==> flow/design.v <==
 `timescale 1ns / 1ps
module TIA(A,  
			Din,  
			Dout,  
			CS_n,  
			CS,  
			R_W_n,  
			RDY,  
			MASTERCLK,  
			BUS_EN,  
			idump_in,  
			Ilatch,  
			HSYNC,  
			HBLANK,  
			VSYNC,  
			VBLANK,  
			COLOROUT,  
			RES_n,  
			audv0,  
			audv1);  
   input [5:0] A;
   input [7:0] Din;
   output [7:0] Dout;
   input [2:0] 	CS_n;
   input 	CS;
   input 	R_W_n;
   output 	RDY;
   input 	MASTERCLK;
   input 	BUS_EN;
   input [1:0] 	Ilatch; 			 
   input [3:0] 	idump_in; 		 
   output 	HSYNC, HBLANK;
   output 	VSYNC, VBLANK;
   output [7:0] COLOROUT;
   input wire	RES_n;
   output reg [3:0] audv0, audv1;
   reg [7:0] 	Dout;
   wire 	HSYNC;
   reg 		VSYNC, VBLANK;
   reg [7:0] 	hCount;
   reg [3:0] 	hCountReset;
   reg clk_30;
   reg [7:0] clk_30_count;
   wire [3:0] Idump;
   wire [1:0] latchedInputsValue;
   reg 	      inputLatchEnabled, inputLatchReset;
   reg [1:0]  latchedInputs;
   always @(posedge MASTERCLK  )  
   begin
		if (~RES_n) begin
			hCount <= 8'd0;
			hCountReset[3:1] <= 3'd0;
			clk_30 <= 0;
			clk_30_count <= 0;
			latchedInputs <= 2'b11;
		end
		else begin
			if (inputLatchReset)
				 latchedInputs <= 2'b11;
			 else
				 latchedInputs <= latchedInputs & Ilatch;
			if (clk_30_count == 57) begin
				 clk_30 <= ~clk_30;
				 clk_30_count <= 0;
			 end else begin
				 clk_30_count <= clk_30_count + 1;
			 end
	 		 if ((hCountReset[3]) ||(hCount == 8'd227))			 
			    hCount <= 8'd0;
			 else
				 hCount <= hCount + 8'd1;
			 hCountReset[3:1] <= hCountReset[2:0];
		end
   end  
   assign HSYNC = (hCount >= 8'd20) && (hCount <  8'd36);
   assign HBLANK = (hCount < 8'd68);
   reg [7:0] player0Pos, r_player0Pos, player1Pos, r_player1Pos, missile0Pos, missile1Pos, ballPos;
   reg [4:0] player0Size, player1Size;
   reg [7:0] player0Color, player1Color, ballColor, pfColor, bgColor;
   reg [3:0] player0Motion, player1Motion, missile0Motion, missile1Motion,
				 ballMotion;
   reg 	     missile0Enable, missile1Enable, ballEnable, R_ballEnable;
   reg [1:0] ballSize;
   reg [19:0] pfGraphic, r_pfGraphic;
   reg [7:0]  player0Graphic, player1Graphic;
   reg [7:0]  R_player0Graphic, R_player1Graphic;
   reg 	      pfReflect, player0Reflect, player1Reflect;
   reg 	      prioCtrl;
   reg 	      pfColorCtrl;
   reg [14:0] collisionLatch;
   reg 	      missile0Lock, missile1Lock;
   reg 	      player0VertDelay, player1VertDelay, ballVertDelay;
   reg [3:0]  audc0, audc1;
   reg [4:0]  audf0, audf1;
   wire [7:0] pixelNum;
	assign pixelNum = (hCount >= 8'd68) ? (hCount - 8'd68) : 8'd227;
   wire [5:0] pfPixelNum;
   wire       pfPixelOn, pfLeftPixelVal, pfRightPixelVal;
   assign pfPixelNum = pixelNum[7:2];							 
   wire [63:0] pfGraphicExt = {44'd0, pfGraphic};	 
   assign pfLeftPixelVal  = pfGraphicExt[pfPixelNum];
   assign pfRightPixelVal = (pfReflect == 1'b0) ? pfGraphicExt[pfPixelNum - 6'd20]:
										pfGraphicExt[6'd39 - pfPixelNum];
   assign pfPixelOn = (pfPixelNum < 6'd20)? pfLeftPixelVal : pfRightPixelVal;
   wire       pl0PixelOn;
   wire [7:0] pl0Mask, pl0MaskDel;
	reg  [7:0] player0Gfx_2clk;							 
	reg        HBLANKdelay;
	assign pl0MaskDel = (player0VertDelay)? R_player0Graphic : player0Gfx_2clk;
   assign pl0Mask = (!player0Reflect)? pl0MaskDel : {pl0MaskDel[0], pl0MaskDel[1],
																	  pl0MaskDel[2], pl0MaskDel[3],
																	  pl0MaskDel[4], pl0MaskDel[5],
																	  pl0MaskDel[6], pl0MaskDel[7]};
	reg [7:0] r1_player0Pos, r2_player0Pos, r3_player0Pos;
	reg [7:0] r1_player1Pos, r2_player1Pos, r3_player1Pos;
	reg pl0Reset, pl1Reset;
	always @ (posedge MASTERCLK)
	if (~RES_n) begin
		r1_player0Pos <= 0; r2_player0Pos <= 0; r3_player0Pos <= 0; r_player0Pos <= 0;
		r1_player1Pos <= 0; r2_player1Pos <= 0; r3_player1Pos <= 0; r_player1Pos <= 0;
		pfGraphic <= 0; player0Gfx_2clk <= 0;
	end
	else if (BUS_EN)
	begin
		r1_player0Pos <= player0Pos;
		r2_player0Pos <= r1_player0Pos;
		r3_player0Pos <= r2_player0Pos;
		r_player0Pos  <= r3_player0Pos;
		r1_player1Pos <= player1Pos;
		r2_player1Pos <= r1_player1Pos;
		r3_player1Pos <= r2_player1Pos;
		r_player1Pos  <= r3_player1Pos;
		pfGraphic     	 <= r_pfGraphic;
		player0Gfx_2clk <= player0Graphic;
	end
	objPlayersPixelOn objpl0 (pixelNum, r_player0Pos, player0Size[2:0], pl0Mask, pl0Reset, pl0PixelOn);
   wire       pl1PixelOn;
   wire [7:0] pl1Mask, pl1MaskDel;
   assign pl1MaskDel = (player1VertDelay)? R_player1Graphic : player1Graphic;
   assign pl1Mask = (!player1Reflect)? pl1MaskDel : {pl1MaskDel[0], pl1MaskDel[1],
																	  pl1MaskDel[2], pl1MaskDel[3],
																	  pl1MaskDel[4], pl1MaskDel[5],
																	  pl1MaskDel[6], pl1MaskDel[7]};
   objPlayersPixelOn objpl1 (pixelNum, r_player1Pos, player1Size[2:0], pl1Mask, pl1Reset, pl1PixelOn);
   wire       mis0PixelOn, mis0PixelOut;
   wire [7:0] mis0ActualPos;
   reg  [7:0] mis0Mask;
   always @*
   begin
		case(player0Size[4:3])
		  2'd0: mis0Mask <= 8'h01;
		  2'd1: mis0Mask <= 8'h03;
		  2'd2: mis0Mask <= 8'h0F;
		  2'd3: mis0Mask <= 8'hFF;
		endcase
   end  
   assign mis0ActualPos = (missile0Lock)? player0Pos : missile0Pos;
   objPixelOn objpix1 (pixelNum, mis0ActualPos, player0Size[2:0], mis0Mask, mis0PixelOut);
   assign mis0PixelOn = mis0PixelOut && missile0Enable;
   wire mis1PixelOn, mis1PixelOut;
   wire [7:0] mis1ActualPos;
   reg [7:0]  mis1Mask;
	always @*
   begin
		case(player1Size[4:3])
		  2'd0: mis1Mask <= 8'h01;
		  2'd1: mis1Mask <= 8'h03;
		  2'd2: mis1Mask <= 8'h0F;
		  2'd3: mis1Mask <= 8'hFF;
		endcase
   end   
   assign mis1ActualPos = (missile1Lock) ? player1Pos : missile1Pos;
   objPixelOn objpix4 (pixelNum, mis1ActualPos, player1Size[2:0], mis1Mask, mis1PixelOut);
   assign mis1PixelOn = mis1PixelOut  & missile1Enable;			 
   wire ballPixelOut, ballPixelOn, ballEnableDel;
   reg [7:0] ballMask  ;
   always @*
   begin
		case(ballSize)
		  2'd0: ballMask <= 8'h01;
		  2'd1: ballMask <= 8'h03;
		  2'd2: ballMask <= 8'h0F;
		  2'd3: ballMask <= 8'hFF;
		endcase
   end  
   objPixelOn objball (pixelNum, ballPos, 3'd0, ballMask, ballPixelOut);
   assign ballEnableDel = ((ballVertDelay)? R_ballEnable : ballEnable);
   assign ballPixelOn = ballPixelOut && ballEnableDel;
   reg [7:0] pfActualColor;
   always @*
   begin
		if (pfColorCtrl)
		begin
	     if (pfPixelNum < 6'd20)
	       pfActualColor <= player0Color;
	     else
	       pfActualColor <= player1Color;
		end
		else
			pfActualColor <= pfColor;
   end  
   reg [7:0] pixelColor;
   assign COLOROUT = (HBLANK || HBLANKdelay) ? 8'b0 : pixelColor;				 
   always @*
   begin
		if (!prioCtrl)
		begin
		  if (pl0PixelOn || mis0PixelOn)
				 pixelColor <= player0Color;
		  else if( ballPixelOn)		 
				 pixelColor <=  pfColor  ;			 
		  else if (pl1PixelOn || mis1PixelOn)
				 pixelColor <= player1Color;
		  else if (pfPixelOn)
				 pixelColor <= pfActualColor;
		  else
				 pixelColor <= bgColor;
		end
		else begin
			if (pfPixelOn)
			  pixelColor <= pfActualColor;
		   else if( ballPixelOn)
				 pixelColor <=  pfColor;
			else if (pl0PixelOn || mis0PixelOn)
			  pixelColor <= player0Color;
		   else if (pl1PixelOn || mis1PixelOn)
			  pixelColor <= player1Color;
		   else if( ballPixelOn)
				 pixelColor <=  pfColor;
			else
			  pixelColor <= bgColor;
		end
   end  
   wire [14:0] collisions;
   reg 	      collisionLatchReset;
   assign collisions = {pl0PixelOn && pl1PixelOn, mis0PixelOn && mis1PixelOn,
								ballPixelOn && pfPixelOn,
								mis1PixelOn && pfPixelOn, mis1PixelOn && ballPixelOn,
								mis0PixelOn && pfPixelOn, mis0PixelOn && ballPixelOn,
								pl1PixelOn && pfPixelOn, pl1PixelOn && ballPixelOn,
								pl0PixelOn && pfPixelOn, pl0PixelOn && ballPixelOn,
								mis1PixelOn && pl0PixelOn, mis1PixelOn && pl1PixelOn,
								mis0PixelOn && pl1PixelOn, mis0PixelOn && pl0PixelOn};
	always @(posedge MASTERCLK)
   begin
		if (~RES_n || collisionLatchReset)
		  collisionLatch <= 15'b000000000000000;
		else
		  collisionLatch <= collisionLatch | collisions;
   end  
   reg wSync, wSyncReset;
   always @(posedge MASTERCLK)
   begin
		if (~RES_n)
			wSync <= 1'b0;
		else if (hCount == 8'd3)
			wSync <= 1'b0;
		else if (wSyncReset && hCount > 8'd5)
			wSync <= 1'b1;
   end  
   assign RDY = ~wSync;
   assign latchedInputsValue = (inputLatchEnabled)? latchedInputs : Ilatch;
   reg inputDumpEnabled;
   assign Idump = (inputDumpEnabled)? 4'b0000 : idump_in;
   always @(posedge MASTERCLK)
   begin
		if (~RES_n) begin
			inputLatchEnabled <= 1'b0;
			inputDumpEnabled <= 1'b0;
			VSYNC <= 1'b0;
			player0Pos <= 8'd0; player1Pos <= 8'd0;
			missile0Pos <= 8'd0; missile1Pos <= 8'd0; ballPos <= 8'd0;
			player0Size <= 5'd0; player1Size <= 5'd0;
			player0Color <= 8'd0; player1Color <= 8'd0; pfColor <= 8'd0; bgColor <= 8'd0;
			pfReflect <= 1'b0; pfColorCtrl <= 1'b0; prioCtrl <= 1'b0; ballSize <= 2'd0;
			player0Reflect <= 1'b0; player1Reflect <= 1'b0;
			r_pfGraphic <= 20'd0;
			audc0 <= 4'd0; audc1 <= 4'd0; audf0 <= 5'd0; audf1 <= 5'd0;
			audv0 <= 4'd0; audv1 <= 4'd0;
			player0Graphic <= 8'd0; player1Graphic <= 8'd0;
			R_player0Graphic <= 8'd0; R_player1Graphic <= 8'd0;
			ballEnable <= 1'b0; R_ballEnable <= 1'b0;
			missile0Enable <= 1'b0; missile1Enable <= 1'b0;
			player0Motion <= 4'd0; player1Motion <= 4'd0; missile0Motion <= 4'd0;
			missile1Motion <= 4'd0; ballMotion <= 4'd0;
			player0VertDelay <= 1'b0; player1VertDelay <= 1'b0; ballVertDelay <= 1'b0;
			missile0Lock <= 1'b0; missile1Lock <= 1'b0;
			inputLatchReset <= 1'b0;
			collisionLatchReset <= 1'b0;
			hCountReset[0] <= 1'b0;
			wSyncReset <= 1'b0;
			Dout <= 8'b00000000;
			VBLANK <= 0;
			pl0Reset <= 0;
			pl1Reset <= 0;
			HBLANKdelay <= 0;
		end
		else if (!BUS_EN) begin
		end
		else if (CS && !CS_n) begin
			inputLatchReset <= ({R_W_n, A[5:0]} == 7'h01 && Din[6] && !inputLatchEnabled);
			collisionLatchReset <= ({R_W_n, A[5:0]} == 7'h2C);
			hCountReset[0] <= ({R_W_n, A[5:0]} == 7'h03);
			wSyncReset <= ({R_W_n, A[5:0]} == 7'h02) && !wSync;
			case({R_W_n, A[5:0]})
			  7'h70: 	Dout <= {collisionLatch[1:0],6'b000000};
			  7'h71: 	Dout <= {collisionLatch[3:2],6'b000000};
			  7'h72: 	Dout <= {collisionLatch[5:4],6'b000000};
			  7'h73: 	Dout <= {collisionLatch[7:6],6'b000000};
			  7'h74: 	Dout <= {collisionLatch[9:8],6'b000000};
			  7'h75: 	Dout <= {collisionLatch[11:10],6'b000000};
			  7'h76: 	Dout <= {collisionLatch[12],7'b0000000};
			  7'h77: 	Dout <= {collisionLatch[14:13],6'b000000};
			  7'h78: 	Dout <= {Idump[0], 7'b0000000};
			  7'h79: 	Dout <= {Idump[1], 7'b0000000};
			  7'h7A: 	Dout <= {Idump[2], 7'b0000000};
			  7'h7B: 	Dout <= {Idump[3], 7'b0000000};
			  7'h7C: 	Dout <= {latchedInputsValue[0], 7'b0000000};
			  7'h7D: 	Dout <= {latchedInputsValue[1], 7'b0000000};
			  7'h00: VSYNC <= Din[1];
			  7'h01: begin
					inputLatchEnabled <= Din[6];
					inputDumpEnabled <= Din[7];
					VBLANK <= Din[1];
			  end
			  7'h02:	begin
			  		pl0Reset <= 0;
					pl1Reset <= 0;
				end
			  7'h03:;
			  7'h04: player0Size <= {Din[5:4],Din[2:0]};
			  7'h05: player1Size <= {Din[5:4],Din[2:0]};
			  7'h06: player0Color <= Din;
			  7'h07: player1Color <= Din;
			  7'h08: pfColor <= Din;
			  7'h09: bgColor <= Din;
			  7'h0A: begin
					pfReflect <= Din[0];
					pfColorCtrl <= Din[1];
					prioCtrl <= Din[2];
					ballSize <= Din[5:4];
			  end
			  7'h0B: player0Reflect <= Din[3];
			  7'h0C: player1Reflect <= Din[3];
			  7'h0D: r_pfGraphic[3:0] <= Din[7:4];    
			  7'h0E: r_pfGraphic[11:4] <= {Din[0], Din[1], Din[2], Din[3], Din[4], Din[5], Din[6], Din[7]};  
			  7'h0F: r_pfGraphic[19:12] <= Din[7:0];   
			  7'h10:
			   begin
						player0Pos <= pixelNum + 2;   	 
						if( hCount <  8'd68)					 
						   player0Pos <= 0;
						pl0Reset <= 1;
			   end
			  7'h11:
			   begin
						player1Pos <= pixelNum + 2;		 
						if( hCount <  8'd68)					 
						   player1Pos <= 0;
						pl1Reset <= 1;
			   end
			  7'h12: missile0Pos <= pixelNum + 1;
			  7'h13: missile1Pos <= pixelNum + 1;
			  7'h14:
			   begin
					ballPos <= pixelNum   - 1 +  1;					 
					if( hCount <  8'd68)				 
						ballPos <= hCount - 8'd68 + 8'd2;
				end
			  7'h15: audc0 <= Din[3:0];
			  7'h16: audc1 <= Din[3:0];
			  7'h17: audf0 <= Din[4:0];
			  7'h18: audf1 <= Din[4:0];
			  7'h19: audv0 <= Din[3:0];
			  7'h1A: audv1 <= Din[3:0];
			  7'h1B: begin
					player0Graphic <= {Din[0], Din[1], Din[2], Din[3],
										  	 Din[4], Din[5], Din[6], Din[7]};
					R_player1Graphic <= player1Graphic;
			  end
			  7'h1C: begin
					player1Graphic <= {Din[0], Din[1], Din[2], Din[3],
											 Din[4], Din[5], Din[6], Din[7]};
					R_player0Graphic <= player0Graphic;
					R_ballEnable <= ballEnable;
			  end
			  7'h1D: missile0Enable <= Din[1];
			  7'h1E: missile1Enable <= Din[1];
			  7'h1F: ballEnable <= Din[1];
			  7'h20: player0Motion <= Din[7:4];
			  7'h21: player1Motion <= Din[7:4];
			  7'h22: missile0Motion <= Din[7:4];
			  7'h23: missile1Motion <= Din[7:4];
			  7'h24: ballMotion <= Din[7:4];
			  7'h25: player0VertDelay <= Din[0];
			  7'h26: player1VertDelay <= Din[0];
			  7'h27: ballVertDelay <= Din[0];
			  7'h28: missile0Lock <= Din[1];
			  7'h29: missile1Lock <= Din[1];
			  7'h2A: begin
					player0Pos <= player0Pos - {{4{player0Motion[3]}}, player0Motion[3:0]};
					player1Pos <= player1Pos - {{4{player1Motion[3]}},	player1Motion[3:0]};
					missile0Pos <= missile0Pos - {{4{missile0Motion[3]}},	missile0Motion[3:0]};
					missile1Pos <= missile1Pos - {{4{missile1Motion[3]}},	missile1Motion[3:0]};
					ballPos <= ballPos - {{4{ballMotion[3]}},ballMotion[3:0]};
					if( ballPos - {{4{ballMotion[3]}},ballMotion[3:0]} >= 8'd227)
						ballPos <= 0;
					if( HBLANK) begin
						HBLANKdelay <= 1;
					end
			  end
			  7'h2B: begin
					player0Motion <= 0;  
					player1Motion <= 0;  
					missile0Motion <= 0;  
					missile1Motion <= 0;  
					ballMotion <= 0;  
			  end
			  7'h2C:;
			  default: Dout <= 8'b00000000;
			endcase
		end  
		else begin
			inputLatchReset <= 1'b0;
			collisionLatchReset <= 1'b0;
			hCountReset[0] <= 1'b0;
			wSyncReset <= 1'b0;
			Dout <= 8'b00000000;
			if( HBLANK) begin
				pl0Reset <= 0;
				pl1Reset <= 0;
			end
			if( hCount >= (8'd68 + 8'd7)) HBLANKdelay <= 0;
		end
  end  
endmodule
module objPixelOn(pixelNum, objPos, objSize, objMask, pixelOn);
   input [7:0] pixelNum, objPos, objMask;
   input [2:0] objSize;
   output      pixelOn;
   wire [7:0]  objIndex;
   wire [8:0]  objByteIndex;
   wire        objMaskOn, objPosOn;
   reg 	       objSizeOn;
   reg [2:0]   objMaskSel;
	assign objIndex = pixelNum - objPos - 8'd1;
   assign objByteIndex = 9'b1 << (objIndex[7:3]);
   always @*
   begin
		case (objSize)
		  3'd0: objSizeOn <= (objByteIndex & 9'b00000001) != 0;
		  3'd1: objSizeOn <= (objByteIndex & 9'b00000101) != 0;		 
		  3'd2: objSizeOn <= (objByteIndex & 9'b00010001) != 0;
		  3'd3: objSizeOn <= (objByteIndex & 9'b00010101) != 0;
		  3'd4: objSizeOn <= (objByteIndex & 9'b10000001) != 0;
		  3'd5: objSizeOn <= (objByteIndex & 9'b00000011) != 0;
		  3'd6: objSizeOn <= (objByteIndex &  9'b100010001) != 0;		 
		  3'd7: objSizeOn <= (objByteIndex & 9'b00001111) != 0;
		endcase
   end  
   always @*
   begin
		case (objSize)
		  3'd5: objMaskSel <= objIndex[3:1];
		  3'd7: objMaskSel <= objIndex[4:2];
		  default: objMaskSel <= objIndex[2:0];
		endcase
   end  
   assign objMaskOn = objMask[objMaskSel];
   assign objPosOn = (pixelNum > objPos) && ({1'b0, pixelNum} <= {1'b0, objPos} + 9'd72);
   assign pixelOn = objSizeOn && objMaskOn && objPosOn;
endmodule
module objPlayersPixelOn(pixelNum, objPos, objSize, objMask, plReset, pixelOn);
   input [7:0] pixelNum, objPos, objMask;
   input [2:0] objSize;
	input  		plReset;
   output      pixelOn;
   wire [7:0]  objIndex;
   wire [8:0]  objByteIndex;
   wire        objMaskOn, objPosOn;
   reg 	       objSizeOn;
   reg [2:0]   objMaskSel;
	assign objIndex = pixelNum - objPos - 8'd1;
   assign objByteIndex = 9'b1 << (objIndex[7:3]);
   always @*
   begin
		case (objSize)
		  3'd0: objSizeOn <= (objByteIndex & 9'b00000001 & ~plReset) != 0;
		  3'd1: objSizeOn <= (plReset) ? ((objByteIndex & 9'b00000100) != 0) : ((objByteIndex & 9'b0000101) != 0);
		  3'd2: objSizeOn <= (plReset) ? ((objByteIndex & 9'b00010000) != 0) : ((objByteIndex & 9'b00010001) != 0);
		  3'd3: objSizeOn <= (plReset) ? ((objByteIndex & 9'b00010100) != 0) : ((objByteIndex & 9'b00010101) != 0);
		  3'd4: objSizeOn <= (objByteIndex & 9'b10000001 & ~plReset) != 0;
		  3'd5: objSizeOn <= (objByteIndex & 9'b00000011 & ~plReset) != 0;
		  3'd6: objSizeOn <= (plReset) ? ((objByteIndex &  9'b100010000) != 0) : ((objByteIndex &  9'b100010001) != 0);
		  3'd7: objSizeOn <= (objByteIndex & 9'b00001111 & ~plReset) != 0;
		endcase
   end  
   always @*
   begin
		case (objSize)
		  3'd5: objMaskSel <= objIndex[3:1];
		  3'd7: objMaskSel <= objIndex[4:2];
		  default: objMaskSel <= objIndex[2:0];
		endcase
   end  
   assign objMaskOn = objMask[objMaskSel];
   assign objPosOn = (pixelNum > objPos) && ({1'b0, pixelNum} <= {1'b0, objPos} + 9'd72);
   assign pixelOn = objSizeOn && objMaskOn && objPosOn;
endmodule
== Step by step through the tools: TIA ==
The steps from the RTL of TIA to its reports follow in flow order.
Lines are those of the file above, counted from 1.
Operators: Yosys type, input widths -> output width; for muxes data width and select width s.
Library cell names are shortened.
Not given: n/a

* Top module: TIA
* Clock input: MASTERCLK
* Cell library: sky130hd
* Timing corner: tt_025C_1v80

== Word level ==
Yosys after proc, flatten, opt, wreduce and memory -nomap, before mapping. Memory bits, and registers merged into a memory's read port (data or address), are not among the register bits. Print and check cells are not counted. Equal cells are merged and count once.

* Bitwise operators: 15
* Order comparisons: 18
* Divide/modulo/power cells: 0
* Add/sub/neg operators: 29
* Multiply operators: 0
* Equal/unequal tests: 88
* Shift operators: 13
* Mux-type cells: 71
* Reduce/logical cells: 142

{| class="wikitable"
|+ Operators with widths
! operator !! count
|-
| $reduce_bool 32->1 || 34
|-
| $shiftx 64x6->1 || 3
|-
| $mux 8 || 23
|-
| $pmux 8 s15 || 1
|-
| $reduce_and 3->1 || 38
|-
| $eq 7x5->1 const B || 16
|-
| $eq 7x7->1 const B || 14
|-
| $pmux 8 s4 || 3
|-
| $eq 7x6->1 const B || 13
|-
| $sub 8x8->8 || 10
|-
| $pmux 8 s2 || 5
|-
| $and 1x32->32 || 2
|-
| $not 1->32 || 2
|-
| $and 2x32->32 || 2
|-
| $and 4x32->32 || 2
|-
| $and 8x32->32 || 2
|-
| $eq 7x4->1 const B || 8
|-
| $sub 8x1->8 const B || 6
|-
| $reduce_or 45->1 || 1
|-
| $add 8x7->9 const B || 5
|-
| $le 8x9->1 || 5
|-
| $shiftx 8x3->1 || 5
|-
| $gt 8x8->1 || 5
|-
| $pmux 4 s2 || 5
|-
| $logic_and 1x1->1 || 38
|-
| $shl 1x5->9 const A || 4
|-
| $pmux 1 s8 || 4
|-
| $eq 7x3->1 const B || 4
|}

Other operator kinds: 43; their cells: 116.

* Word width x clocked read ports: 0
* Bits of input ports: 28
* RAM bits: 0
* Memory bits (read-only): 0
* Bits in latches: 0
* Memories: 0
* Flip-flop bits (word level): 318

== Logic depth ==
Yosys ltp: most cells in a row. Word level: on the elaborated netlist, between registers, memories and ports. Mapped: between sequential cells and ports; inverters and the memories' decode and read muxes count.

* Depth in word-level cells: 17
* ABC_AREA: 0
* Depth in mapped cells: 26

== Netlist ==
The flow's flattened synthesis, as Yosys stat reports it; memories are mapped. The netlist is that of the ABC_AREA named above (0 if unset); the other value can give another one.

{| class="wikitable"
|+ Cells by type
! cell type !! count !! total area (um2)
|-
| dfxtp_1 || 312 || 6,245.99
|-
| mux2i_1 || 160 || 1.6E+03
|-
| ha_1 || 115 || 1,438.88
|-
| nand2_1 || 348 || 1.31E+03
|-
| nor2b_1 || 169 || 1.06E+03
|-
| a21boi_0 || 113 || 848.314
|-
| xnor2_1 || 82 || 718.189
|-
| a21oi_1 || 114 || 570.547
|-
| nor2_1 || 149 || 559.286
|-
| inv_1 || 119 || 446.678
|-
| clkbuf_1 || 115 || 431.664
|-
| nand3_1 || 83 || 415.398
|-
| o21ai_0 || 81 || 405.389
|-
| mux4_2 || 17 || 382.867
|-
| o211a_1 || 38 || 380.365
|-
| a21o_1 || 41 || 307.795
|-
| a31oi_1 || 36 || 225.216
|-
| nand2b_1 || 35 || 218.96
|}

Other cell types: 97; their cells: 528.

* Buffer cells: 158
* Cells in the netlist: 2,655
* Flip-flop cells: 312
* Synthesis area: 0.0217383 mm2
* Area of sequential cells: 0.006246 mm2

By module: a second synthesis without flattening, with its own total; a netlist apart from the flattened one above.

* Cells (unflattened synthesis): 2,635
* Area total of the unflattened synthesis: 0.0215782 mm2

Rows give one instance, submodules left out.

{| class="wikitable"
|+ By module
! module !! instances !! cells !! area (mm2)
|-
| TIA || 1 || 1,940 || 0.0165646
|-
| objPixelOn || 3 || 133 || 0.0009747
|-
| objPlayersPixelOn || 2 || 148 || 0.0010448
|}

== Path before layout ==
OpenSTA on the mapped netlist: ideal clock, no wires. The path of least setup slack (recovery checks aside). Input and output delay are each 20% of the period. Register names are those of the netlist, which keeps one name where synthesis merged equal registers.

* Path kind: flip-flop to output port
* Start point: reg hCount[1]
* End point: out COLOROUT[6]
* Path delay: 5,357 ps
* Arrival time: 5,357 ps
* Launch time at the first pin: 0 ps
* Path buffers: 5
* Slack: 4,243 ps
* Stages: 26
* Period: 12,000 ps
* Output delay: 2,400 ps
* Period reached after synthesis: 7,757 ps

"path delay" = arrival - input delay + setup time.
At an output port there is no setup time.
"stages" counts driving pins, that of a launching flip-flop among them; a cell with two outputs on the path counts twice.
"period reached after synthesis" = period - worst setup slack (recovery checks aside). The figure is calculated, with input and output delays left at 20% of the set period.
Between the ends stands the longest chain of elaborated cells between them, by number of cells; it is not shown to be the way that was timed. Of several equally long chains one is given.
A line is the first line of the expression or statement that the cell stems from. Yosys adds cells for indexed reads and writes and turns some case tables into memories.
At most two assigning lines are given for a register; there are more.

* Cells stage by stage: dfxtp_1 -> inv_1 -> clkbuf_1 -> ha_1 -> and2_1 -> a221oi_2 -> buf_2 -> buf_2 -> nor2_1 -> inv_1 -> ha_1 -> ha_1 -> nand2b_1 -> a211oi_1 -> a21oi_1 -> o21ai_1 -> o21ai_1 -> xnor2_1 -> a211o_1 -> a31oi_1 -> o31a_4 -> or2_1 -> buf_6 -> buf_6 -> a311o_1 -> a21oi_1
* Length of the longest elaborated chain: 17
* Elaborated cells on any way between the ends: 133
* Those cells by class: 13 x add/sub; 13 x compare; 13 x shift; 31 x mux; 9 x logic; 54 x reduce/logical

{| class="wikitable"
|+ RTL lines, path post-synthesis
! element !! RTL line !! source
|-
| from (decl) || 40 || <nowiki>reg [7:0] hCount;</nowiki>
|-
| from (assign) || 51 || <nowiki>hCount <= 8'd0;</nowiki>
|-
| from (assign) || 71 || <nowiki>hCount <= hCount + 8'd1;</nowiki>
|-
| $ge 8x7->1 || 96 || <nowiki>assign pixelNum = (hCount >= 8'd68) ? (hCount - 8'd68) : 8'd227;</nowiki>
|-
| $mux 8 || 96 ||
|-
| $sub 8x8->8 || 483 || <nowiki>assign objIndex = pixelNum - objPos - 8'd1;</nowiki>
|-
| $sub 8x1->8 || 483 ||
|-
| $shl 1x5->9 || 484 || <nowiki>assign objByteIndex = 9'b1 << (objIndex[7:3]);</nowiki>
|-
| $and 4x32->32 || 495 || <nowiki>3'd7: objSizeOn <= (objByteIndex & 9'b00001111 & ~plReset) != 0;</nowiki>
|-
| $reduce_bool 32->1 || 495 ||
|-
| [... 3 more ...] || n/a ||
|-
| $logic_or 1x1->1 || 226 || <nowiki>else if (pl1PixelOn || mis1PixelOn)</nowiki>
|-
| $mux 8 || 226 ||
|-
| $mux 8 || 224 || <nowiki>else if (pl0PixelOn || mis0PixelOn)</nowiki>
|-
| $mux 8 || 222 || <nowiki>else if( ballPixelOn)</nowiki>
|-
| $mux 8 || 220 || <nowiki>if (pfPixelOn)</nowiki>
|-
| $mux 8 || 206 || <nowiki>if (!prioCtrl)</nowiki>
|-
| $mux 8 || 203 || <nowiki>assign COLOROUT = (HBLANK || HBLANKdelay) ? 8'b0 : pixelColor;</nowiki>
|-
| to (decl) || 34 || <nowiki>output [7:0] COLOROUT;</nowiki>
|}

== Timing after layout ==
From the final timing report of run 1: the path of least setup slack in the routed layout; clock arrival at registers is part of the times.
The path's times are printed in steps of 10 ps; the period is the one set.

* Path kind: flip-flop to output port
* Start point: reg hCount[1]
* End point: out COLOROUT[4]
* Path buffers: 7
* Stages: 27
* Period: 6,670 ps
* Output delay: 1,330 ps
* Arrival time: 6,080 ps
* Slack: -750 ps
* Launch time at the first pin: 610 ps

Between the ends stands the longest chain of elaborated cells between them, by number of cells; it is not shown to be the way that was timed. Of several equally long chains one is given.
At most two assigning lines are given for a register; there are more.

* Cells stage by stage: dfxtp_4 -> clkinvlp_4 -> clkbuf_16 -> ha_4 -> and2_4 -> a221oi_4 -> buf_6 -> buf_12 -> nor2_4 -> clkinvlp_4 -> buf_4 -> ha_4 -> buf_4 -> a21oi_1 -> o21ai_0 -> a41oi_1 -> xnor2_1 -> nand2b_1 -> o22ai_1 -> a21oi_2 -> a211oi_4 -> buf_12 -> or2_4 -> a32oi_2 -> a31oi_1 -> o31a_1 -> clkdlybuf4s15_2
* Length of the longest elaborated chain: 17
* Elaborated cells on any way between the ends: 133
* Those cells by class: 13 x add/sub; 13 x compare; 13 x shift; 31 x mux; 9 x logic; 54 x reduce/logical

{| class="wikitable"
|+ RTL lines, path post-layout
! element !! RTL line !! source
|-
| from (decl) || 40 || <nowiki>reg [7:0] hCount;</nowiki>
|-
| from (assign) || 51 || <nowiki>hCount <= 8'd0;</nowiki>
|-
| from (assign) || 71 || <nowiki>hCount <= hCount + 8'd1;</nowiki>
|-
| $ge 8x7->1 || 96 || <nowiki>assign pixelNum = (hCount >= 8'd68) ? (hCount - 8'd68) : 8'd227;</nowiki>
|-
| $mux 8 || 96 ||
|-
| $sub 8x8->8 || 483 || <nowiki>assign objIndex = pixelNum - objPos - 8'd1;</nowiki>
|-
| $sub 8x1->8 || 483 ||
|-
| $shl 1x5->9 || 484 || <nowiki>assign objByteIndex = 9'b1 << (objIndex[7:3]);</nowiki>
|-
| $and 4x32->32 || 495 || <nowiki>3'd7: objSizeOn <= (objByteIndex & 9'b00001111 & ~plReset) != 0;</nowiki>
|-
| $reduce_bool 32->1 || 495 ||
|-
| [... 3 more ...] || n/a ||
|-
| $logic_or 1x1->1 || 226 || <nowiki>else if (pl1PixelOn || mis1PixelOn)</nowiki>
|-
| $mux 8 || 226 ||
|-
| $mux 8 || 224 || <nowiki>else if (pl0PixelOn || mis0PixelOn)</nowiki>
|-
| $mux 8 || 222 || <nowiki>else if( ballPixelOn)</nowiki>
|-
| $mux 8 || 220 || <nowiki>if (pfPixelOn)</nowiki>
|-
| $mux 8 || 206 || <nowiki>if (!prioCtrl)</nowiki>
|-
| $mux 8 || 203 || <nowiki>assign COLOROUT = (HBLANK || HBLANKdelay) ? 8'b0 : pixelColor;</nowiki>
|-
| to (decl) || 34 || <nowiki>output [7:0] COLOROUT;</nowiki>
|}

## Implementation results

Design TIA on sky130hd. What follows are 6 stored runs of the flow, each under its own settings; their order means nothing. The constraints put input and output delay at 20% of the set period each and load the outputs with 0.01 pF.
"achieved period" means the clock period less the worst setup slack. The figure is calculated, with input and output delays left at 20% of the set period.
"time used up by the worst setup path": the worst setup path's part of the clock period (all of it between registers, 20% less for each end at a port) less its slack. A launch clock that arrives late makes it longer, a capture clock that arrives late makes it shorter.
"power" is the tool's figure for a default switching activity; nothing was simulated.
"time used up by the worst setup path" is given in steps of 10 ps.

=== Run 1 ===
{| class="wikitable"
! Setting !! Value
|-
| ABC_AREA || 0
|-
| CELL_PAD_IN_SITES_DETAIL_PLACEMENT || 1
|-
| CORE_MARGIN || 9
|-
| CORE_UTILIZATION || 40
|-
| CTS_CLUSTER_DIAMETER || 62
|-
| CTS_CLUSTER_SIZE || 36
|-
| GPL_ROUTABILITY_DRIVEN || 0
|-
| GPL_TIMING_DRIVEN || 0
|-
| MAX_ROUTING_LAYER || met4
|-
| SETUP_SLACK_MARGIN || -0.51
|-
| SLEW_MARGIN || 35
|-
| period_ns || 6.67
|-
| CAP_MARGIN || 20
|-
! Result !! Value
|-
| Mapped cell area after synthesis || 0.0217383 mm2
|-
| Time used up by the worst setup path || 6,080 ps
|-
| Critical path type || flip-flop to output port
|-
| Achieved period || 7,415 ps
|-
| Total negative slack || -4,821 ps
|-
| Overall die area || 0.0630613 mm2
|-
| Worst hold slack in the final report || 446 ps
|-
| Post-layout utilization || 48.7%
|-
| Setup slack of the critical path || -745 ps
|-
| Power || 0.004101 W
|}

=== Run 2 ===
{| class="wikitable"
! Setting !! Value
|-
| CORE_UTILIZATION || 40
|-
| PLACE_DENSITY || 0.6
|-
| period_ns || 10.9
|-
| CAP_MARGIN || 20
|-
| CORE_MARGIN || 2
|-
| SLEW_MARGIN || 20
|-
! Result !! Value
|-
| Mapped cell area after synthesis || 0.0217383 mm2
|-
| Time used up by the worst setup path || 7,800 ps
|-
| Critical path type || flip-flop to output port
|-
| Achieved period || 9,976 ps
|-
| Total negative slack || 0 ps
|-
| Overall die area || 0.0562259 mm2
|-
| Worst hold slack in the final report || 433 ps
|-
| Post-layout utilization || 44.6%
|-
| Setup slack of the critical path || 924 ps
|-
| Power || 0.002579 W
|}

=== Run 3 ===
{| class="wikitable"
! Setting !! Value
|-
| CAP_MARGIN || 20
|-
| CELL_PAD_IN_SITES_DETAIL_PLACEMENT || 1
|-
| CORE_ASPECT_RATIO || 0.9
|-
| CORE_MARGIN || 2
|-
| CORE_UTILIZATION || 61
|-
| CTS_CLUSTER_DIAMETER || 386
|-
| CTS_CLUSTER_SIZE || 10
|-
| GPL_ROUTABILITY_DRIVEN || 1
|-
| MIN_ROUTING_LAYER || met1
|-
| PLACE_DENSITY || 0.67
|-
| SETUP_SLACK_MARGIN || 0.1
|-
| SLEW_MARGIN || 15
|-
| period_ns || 17.2
|-
! Result !! Value
|-
| Mapped cell area after synthesis || 0.0217383 mm2
|-
| Time used up by the worst setup path || 9,050 ps
|-
| Critical path type || flip-flop to output port
|-
| Achieved period || 12,492 ps
|-
| Total negative slack || 0 ps
|-
| Overall die area || 0.0371654 mm2
|-
| Worst hold slack in the final report || 474 ps
|-
| Post-layout utilization || 66.9%
|-
| Setup slack of the critical path || 4,708 ps
|-
| Power || 0.001559 W
|}

=== Run 4 ===
{| class="wikitable"
! Setting !! Value
|-
| CORE_UTILIZATION || 40
|-
| PLACE_DENSITY || 0.6
|-
| period_ns || 12.0
|-
| CAP_MARGIN || 20
|-
| CORE_MARGIN || 2
|-
| SLEW_MARGIN || 20
|-
! Result !! Value
|-
| Mapped cell area after synthesis || 0.0217383 mm2
|-
| Time used up by the worst setup path || 8,300 ps
|-
| Critical path type || flip-flop to output port
|-
| Achieved period || 10,701 ps
|-
| Total negative slack || 0 ps
|-
| Overall die area || 0.0562259 mm2
|-
| Worst hold slack in the final report || 430 ps
|-
| Post-layout utilization || 44.5%
|-
| Setup slack of the critical path || 1,299 ps
|-
| Power || 0.002323 W
|}

=== Run 5 ===
{| class="wikitable"
! Setting !! Value
|-
| CORE_UTILIZATION || 40
|-
| PLACE_DENSITY || 0.6
|-
| SETUP_SLACK_MARGIN || 0.11
|-
| period_ns || 10.9
|-
| CAP_MARGIN || 20
|-
| CORE_MARGIN || 2
|-
| SLEW_MARGIN || 20
|-
! Result !! Value
|-
| Mapped cell area after synthesis || 0.0217383 mm2
|-
| Time used up by the worst setup path || 7,800 ps
|-
| Critical path type || flip-flop to output port
|-
| Achieved period || 9,976 ps
|-
| Total negative slack || 0 ps
|-
| Overall die area || 0.0562259 mm2
|-
| Worst hold slack in the final report || 433 ps
|-
| Post-layout utilization || 44.6%
|-
| Setup slack of the critical path || 924 ps
|-
| Power || 0.002579 W
|}

=== Run 6 ===
{| class="wikitable"
! Setting !! Value
|-
| CAP_MARGIN || 35
|-
| CELL_PAD_IN_SITES_DETAIL_PLACEMENT || 2
|-
| CELL_PAD_IN_SITES_GLOBAL_PLACEMENT || 3
|-
| CORE_ASPECT_RATIO || 1.16
|-
| CORE_MARGIN || 3
|-
| CTS_CLUSTER_SIZE || 50
|-
| GPL_ROUTABILITY_DRIVEN || 0
|-
| MAX_ROUTING_LAYER || met4
|-
| MIN_ROUTING_LAYER || met1
|-
| PLACE_DENSITY_LB_ADDON || 0.23
|-
| SETUP_SLACK_MARGIN || -0.06
|-
| SLEW_MARGIN || 0
|-
| period_ns || 10.6
|-
| CORE_UTILIZATION || 40
|-
! Result !! Value
|-
| Mapped cell area after synthesis || 0.0217383 mm2
|-
| Time used up by the worst setup path || 8,010 ps
|-
| Critical path type || flip-flop to output port
|-
| Achieved period || 10,126 ps
|-
| Total negative slack || 0 ps
|-
| Overall die area || 0.0571874 mm2
|-
| Worst hold slack in the final report || 452 ps
|-
| Post-layout utilization || 45.2%
|-
| Setup slack of the critical path || 474 ps
|-
| Power || 0.002697 W
|}
